==> flow/design.v <==
module gcd (
    input  logic        clk_i,
    input  logic        rst_i,
    input  logic        start_i,
    input  logic [31:0] a_i,
    input  logic [31:0] b_i,
    output logic        busy_o,
    output logic        valid_o,
    output logic [31:0] result_o
);
    logic [31:0] a, a_nxt;
    logic [31:0] b, b_nxt;
    logic [5:0]  k, k_nxt;           
    logic [31:0] result, result_nxt;
    typedef enum logic [3:0] {
        IDLE       = 4'b0000,
        LOAD       = 4'b0001,
        CHK_ZERO   = 4'b0010,
        FACTOR2    = 4'b0011,
        STRIP_A    = 4'b0100,
        STRIP_B    = 4'b0101,
        CMP        = 4'b0110,
        SUB        = 4'b0111,
        DONE       = 4'b1000
    } state_t;
    state_t state, state_nxt;
    logic a_is_zero, b_is_zero;
    logic both_even, a_even, b_even;
    logic a_gt_b;
    logic b_will_be_zero;           
    assign a_is_zero = (a == 0);
    assign b_is_zero = (b == 0);
    assign both_even = (a[0] == 0) && (b[0] == 0);
    assign a_even    = (a[0] == 0);
    assign b_even    = (b[0] == 0);
    assign a_gt_b    = (a > b);
    logic load_inputs, inc_k, shift_a, shift_b, swap, set_res;
    always_comb begin
        state_nxt   = state;
        load_inputs = 1'b0;
        inc_k       = 1'b0;
        shift_a     = 1'b0;
        shift_b     = 1'b0;
        swap        = 1'b0;
        set_res     = 1'b0;
        a_nxt      = a;
        b_nxt      = b;
        k_nxt      = k;
        result_nxt = result;
        b_will_be_zero = 1'b0;
        case (state)
            IDLE: begin
                if (start_i) begin
                    load_inputs = 1'b1;           
                    state_nxt   = LOAD;
                end
            end
            LOAD: begin
                a_nxt = a_i;                      
                b_nxt = b_i;
                k_nxt = 6'd0;                     
                state_nxt = CHK_ZERO;
            end
            CHK_ZERO: begin
                if (a_is_zero && b_is_zero) begin
                    set_res     = 1'b1;
                    result_nxt  = 32'd0;
                    state_nxt   = DONE;
                end else if (a_is_zero) begin
                    set_res     = 1'b1;
                    result_nxt  = b;
                    state_nxt   = DONE;
                end else if (b_is_zero) begin
                    set_res     = 1'b1;
                    result_nxt  = a;
                    state_nxt   = DONE;
                end else begin
                    state_nxt = FACTOR2;
                end
            end
            FACTOR2: begin
                if (both_even) begin
                    shift_a = 1'b1;
                    shift_b = 1'b1;
                    inc_k   = 1'b1;
                    a_nxt = a >> 1;
                    b_nxt = b >> 1;
                    k_nxt = k + 1'b1;
                    state_nxt = FACTOR2;           
                end else begin
                    state_nxt = STRIP_A;
                end
            end
            STRIP_A: begin
                if (a_even) begin
                    shift_a = 1'b1;
                    a_nxt   = a >> 1;
                    state_nxt = STRIP_A;
                end else begin
                    state_nxt = STRIP_B;
                end
            end
            STRIP_B: begin
                if (b_even) begin
                    shift_b = 1'b1;
                    b_nxt   = b >> 1;
                    state_nxt = STRIP_B;
                end else begin
                    state_nxt = CMP;
                end
            end
            CMP: begin
                if (a_gt_b) begin
                    swap  = 1'b1;
                    a_nxt = b;
                    b_nxt = a;
                end
                state_nxt = SUB;
            end
            SUB: begin
                b_nxt = b - a;                      
                b_will_be_zero = (b_nxt == 0);
                if (b_will_be_zero) begin
                    set_res     = 1'b1;
                    result_nxt  = a << k;         
                    state_nxt   = DONE;
                end else begin
                    state_nxt = STRIP_B;
                end
            end
            DONE: begin
                state_nxt = IDLE;                  
            end
            default: state_nxt = IDLE;            
        endcase
    end
    always_ff @(posedge clk_i or posedge rst_i) begin
        if (rst_i) begin
            a      <= 32'd0;
            b      <= 32'd0;
            k      <= 6'd0;
            result <= 32'd0;
        end else begin
            a      <= a_nxt;
            b      <= b_nxt;
            k      <= k_nxt;
            result <= result_nxt;
        end
    end
    always_ff @(posedge clk_i or posedge rst_i) begin
        if (rst_i)
            state <= IDLE;
        else
            state <= state_nxt;
    end
    always_ff @(posedge clk_i or posedge rst_i) begin
        if (rst_i) begin
            busy_o   <= 1'b0;
            valid_o  <= 1'b0;
            result_o <= 32'd0;
        end else begin
            busy_o   <= (state != IDLE) && (state != DONE);
            valid_o  <= set_res;                
            result_o <= result_nxt;
        end
    end
endmodule
; Tool chain data of gcd
; What the tools print for gcd, step after step.
; Lines are those of the file above, counted from 1.
; Operators: Yosys type, input widths -> output width; for muxes data width and select width s.
; The mark n/a stands for no value.
[design]
top_module = gcd
clk_port = clk_i
library = sky130hd
lib_corner = tt_025C_1v80

; Elaborated design
; Counts by Yosys on the flattened word-level netlist (proc, flatten, opt, wreduce; memories kept). Register bits leave out memories and registers merged into their read ports (data or address). Print and check cells are left out. Cells with the same type and inputs are merged into one.
[word_totals]
regBits = 108
input_bits = 67
out_inout_bits = 34
elab_cells = 77
[classes]
n_addsub = 2
n_cmp = 1
eq_ne = 15
n_shift = 1
n_mux = 29
logic = 2
reduce_and_logical = 18
[op_table]
columns = operator, count
row1 = $mux 32, 10
row2 = $pmux 32 s5, 1
row3 = $pmux 32 s4, 1
row4 = $logic_not 32->1, 3
row5 = $pmux 32 s2, 1
row6 = $sub 32x32->32, 1
row7 = $gt 32x32->1, 1
row8 = $shl 32x6->32, 1
row9 = $pmux 4 s8, 1
row10 = $mux 4, 5
row11 = $eq 4x3->1 const B, 4
row12 = $ne 2x2->1 const B, 6
row13 = $pmux 6 s2, 1
row14 = $reduce_and 3->1, 3
row15 = $eq 4x2->1 const B, 2
row16 = $ne 4x4->1 const B, 2
row17 = $reduce_and 4->1, 2
row18 = $reduce_bool 4->1, 2
row19 = $add 6x1->6 const B, 1
row20 = $mux 6, 1
row21 = $reduce_bool 5->1, 1
row22 = $mux 1, 5
row23 = $reduce_bool 2->1, 2
row24 = $eq 4x1->1 const B, 1
row25 = $logic_not 4->1, 1
row26 = $logic_and 1x1->1, 3
row27 = $mux 3, 1
row28 = $not 1->1, 2
; Not listed: further kinds 3, cells in them 3.

; Logic depth
; Depth = most cells in a row (Yosys ltp): at word level without a register or memory, in the mapped netlist without a sequential cell, where the memories' decode and read muxes count.
[depth]
word_depth = 5
ABC_AREA = 0
ltp_mapped = 17
ltp_nobuf = 15

; Netlist
; Source: synth_stat.txt of the flow (Yosys; design flattened, memories mapped). It holds for the ABC_AREA given above (unset counts as 0); a run with the other value may have another netlist.
; The area totals of this step are shown rounded.
[synth_totals]
mapped_cells = 1181
yosys_area_mm2 = 0.00956
seqArea_mm2 = 0.0027
flip_flops = 108
n_buf = 111
[by_type]
columns = cell, count, area_total_um2
row1 = sky130_fd_sc_hd__dfrtp_1, 108, 2.7E+03
row2 = sky130_fd_sc_hd__o21ai_0, 123, 615.59
row3 = sky130_fd_sc_hd__nand2_1, 156, 585.562
row4 = sky130_fd_sc_hd__a21oi_1, 105, 525.504
row5 = sky130_fd_sc_hd__ha_1, 35, 437.92
row6 = sky130_fd_sc_hd__mux2_4, 27, 405.389
row7 = sky130_fd_sc_hd__mux4_2, 17, 382.867
row8 = sky130_fd_sc_hd__nor2_1, 90, 337.824
row9 = sky130_fd_sc_hd__clkbuf_1, 89, 334.07
row10 = sky130_fd_sc_hd__mux2i_1, 27, 270.259
row11 = sky130_fd_sc_hd__a22oi_1, 33, 247.738
row12 = sky130_fd_sc_hd__a31oi_1, 33, 206.448
row13 = sky130_fd_sc_hd__a221oi_1, 21, 183.926
row14 = sky130_fd_sc_hd__inv_1, 47, 176.419
row15 = sky130_fd_sc_hd__mux2_2, 14, 157.651
row16 = sky130_fd_sc_hd__xor2_1, 17, 148.893
row17 = sky130_fd_sc_hd__nor4_1, 18, 112.608
row18 = sky130_fd_sc_hd__xnor2_1, 12, 105.101
; Other cell types: 57; their cells: 209.

; Worst setup path after synthesis
; Path of least setup slack by OpenSTA after synthesis, without wires, with an ideal clock, recovery checks aside; 20% of the period is set as input and as output delay. Where synthesis merged equal registers, the netlist keeps one of their names.
[synth_timing]
kind = register to register
from = register a[8]
to = register result[10]
clock_period_ns = 6.0
setup_ns = 0.125
launch_ns = 0.000
arrival_ns = 4.049
required_time_ns = 5.875
slack_ns = 1.826
delay_ns = 4.174
path_stages = 18
n_path_buf = 4
synth_period_reached_ns = 4.174
; "delay_ns" = arrival - input delay + setup time.
; "path_stages" counts driving pins, that of a launching flip-flop among them; a cell with two outputs on the path counts twice.
; "synth_period_reached_ns" is the clock period less the worst setup slack; recovery checks do not enter. This is arithmetic on one report: input and output delays are still those of the set period (20% each).
; Between the ends stands the longest chain of elaborated cells between them, by number of cells; it is not shown to be the way that was timed. Of several equally long chains one is given.
; A line is the first line of the expression or statement that the cell stems from. Yosys adds cells for indexed reads and writes and turns some case tables into memories.
[synth_between]
cell_sequence = sky130_fd_sc_hd__dfrtp_1 sky130_fd_sc_hd__clkbuf_1 sky130_fd_sc_hd__inv_1 sky130_fd_sc_hd__ha_1 sky130_fd_sc_hd__buf_4 sky130_fd_sc_hd__and4_1 sky130_fd_sc_hd__nand3_1 sky130_fd_sc_hd__a311o_1 sky130_fd_sc_hd__a32oi_1 sky130_fd_sc_hd__xor2_1 sky130_fd_sc_hd__or4_1 sky130_fd_sc_hd__nor4b_1 sky130_fd_sc_hd__nand4_1 sky130_fd_sc_hd__or4_4 sky130_fd_sc_hd__o32a_2 sky130_fd_sc_hd__buf_6 sky130_fd_sc_hd__buf_12 sky130_fd_sc_hd__mux2_4
elab_chain_cells = 4
cone_cells = 12
cone_lines = 8
cone_classes = add/sub: 1; eq/ne: 2; shift: 1; mux: 4; reduce/logical: 4
[synth_lines]
columns = element, line
row1 = start: declaration, 11  ; logic [31:0] a, a_nxt;
row2 = start: assignment, 139  ; a      <= 32'd0;
row3 = start: assignment, 144  ; a      <= a_nxt;
row4 = $sub 32x32->32, 121  ; b_nxt = b - a;
row5 = $logic_not 32->1, 122  ; b_will_be_zero = (b_nxt == 0);
row6 = $mux 32, 123  ; if (b_will_be_zero) begin
row7 = $pmux 32 s2, 51  ; case (state)
row8 = end: assignment, 142  ; result <= 32'd0;
row9 = end: assignment, 147  ; result <= result_nxt;
row10 = end: declaration, 14  ; logic [31:0] result, result_nxt;

; Path in the finished layout
; Path of least setup slack in the final report of entry B (OpenROAD, finished layout, wires in). Where an end is a register, its clock arrival counts in the times.
[layout_timing]
kind = register to register
from = register b[0]
to = register result[27]
clock_period_ns = 5.02
setup_ns = 0.11
launch_ns = 0.38
arrival_ns = 5.30
required_time_ns = 5.28
slack_ns = -0.02
path_stages = 17
n_path_buf = 1
; Between the ends stands the longest chain of elaborated cells between them, by number of cells; it is not shown to be the way that was timed. Of several equally long chains one is given.
[layout_between]
cell_sequence = sky130_fd_sc_hd__dfrtp_1 sky130_fd_sc_hd__inv_1 sky130_fd_sc_hd__ha_1 sky130_fd_sc_hd__inv_1 sky130_fd_sc_hd__fa_1 sky130_fd_sc_hd__a211oi_1 sky130_fd_sc_hd__o21ai_1 sky130_fd_sc_hd__a21oi_1 sky130_fd_sc_hd__xor2_1 sky130_fd_sc_hd__o21ai_0 sky130_fd_sc_hd__or4_1 sky130_fd_sc_hd__nor4b_1 sky130_fd_sc_hd__nand4_1 sky130_fd_sc_hd__or4_4 sky130_fd_sc_hd__o32a_2 sky130_fd_sc_hd__buf_4 sky130_fd_sc_hd__mux2_4
elab_chain_cells = 5
cone_cells = 12
cone_lines = 8
cone_classes = add/sub: 1; eq/ne: 2; mux: 5; reduce/logical: 4
[layout_lines]
columns = element, line
row1 = start: declaration, 12  ; logic [31:0] b, b_nxt;
row2 = start: assignment, 140  ; b      <= 32'd0;
row3 = start: assignment, 145  ; b      <= b_nxt;
row4 = $logic_not 32->1, 32  ; assign b_is_zero = (b == 0);
row5 = $mux 32, 73  ; end else if (b_is_zero) begin
row6 = $mux 32, 69  ; end else if (a_is_zero) begin
row7 = $mux 32, 65  ; if (a_is_zero && b_is_zero) begin
row8 = $pmux 32 s2, 51  ; case (state)
row9 = end: assignment, 142  ; result <= 32'd0;
row10 = end: assignment, 147  ; result <= result_nxt;
row11 = end: declaration, 14  ; logic [31:0] result, result_nxt;

; Measured results for gcd: 4 stored runs of the Yosys and OpenROAD flow on sky130hd. The settings differ; the order carries no meaning. The constraints put input and output delay at 20% of the set period each and load the outputs with 0.01 pF.
; "period_reached_ns" = clock period - worst setup slack. The figure is calculated, with input and output delays left at 20% of the set period.
; Results are given in rounded form.

[entry A: settings]
ABC_AREA = 1
CAP_MARGIN = 10
CELL_PAD_IN_SITES_DETAIL_PLACEMENT = 1
CORE_MARGIN = 5
CORE_UTILIZATION = 58
CTS_CLUSTER_SIZE = 86
GPL_ROUTABILITY_DRIVEN = 0
GPL_TIMING_DRIVEN = 0
MAX_ROUTING_LAYER = met5
MIN_ROUTING_LAYER = met1
PLACE_DENSITY = 0.64
SETUP_SLACK_MARGIN = 1.22
SLEW_MARGIN = 0
TNS_END_PERCENT = 45
period_ns = 5.26
[entry A: results]
outcome = no final report: placement broke off with DPL-0033

[entry B: settings]
CORE_UTILIZATION = 40
PLACE_DENSITY = 0.6
SETUP_SLACK_MARGIN = -0.48
period_ns = 5.02
CAP_MARGIN = 20
CORE_MARGIN = 2
SLEW_MARGIN = 20
[entry B: results]
post_synth_area_mm2 = 0.00956
dieArea_mm2 = 0.0251
utilization_pct = 48.0
ws_setup_ns = -0.018
worst_hold_slack_ns = 0.512
period_reached_ns = 5.038

[entry C: settings]
ABC_AREA = 0
CAP_MARGIN = 30
CELL_PAD_IN_SITES_DETAIL_PLACEMENT = 2
CELL_PAD_IN_SITES_GLOBAL_PLACEMENT = 2
CORE_ASPECT_RATIO = 1.06
CORE_MARGIN = 8
CORE_UTILIZATION = 33
CTS_CLUSTER_DIAMETER = 248
CTS_CLUSTER_SIZE = 76
GPL_ROUTABILITY_DRIVEN = 0
GPL_TIMING_DRIVEN = 1
MAX_ROUTING_LAYER = met5
MIN_ROUTING_LAYER = met1
PLACE_DENSITY_LB_ADDON = 0.01
SLEW_MARGIN = 10
TNS_END_PERCENT = 10
period_ns = 2.89
[entry C: results]
post_synth_area_mm2 = 0.00956
dieArea_mm2 = 0.0347
utilization_pct = 46.6
ws_setup_ns = -1.40
worst_hold_slack_ns = 0.515
period_reached_ns = 4.291

[entry D: settings]
ABC_AREA = 0
CAP_MARGIN = 35
CELL_PAD_IN_SITES_DETAIL_PLACEMENT = 2
CELL_PAD_IN_SITES_GLOBAL_PLACEMENT = 2
CORE_MARGIN = 8
CORE_UTILIZATION = 32
CTS_CLUSTER_SIZE = 76
GPL_TIMING_DRIVEN = 0
MAX_ROUTING_LAYER = met5
MIN_ROUTING_LAYER = met1
PLACE_DENSITY_LB_ADDON = 0.01
SETUP_SLACK_MARGIN = 0.6
SLEW_MARGIN = 10
TNS_END_PERCENT = 60
period_ns = 2.89
[entry D: results]
post_synth_area_mm2 = 0.00956
dieArea_mm2 = 0.0356
utilization_pct = 44.5
ws_setup_ns = -1.59
worst_hold_slack_ns = 0.510
period_reached_ns = 4.475
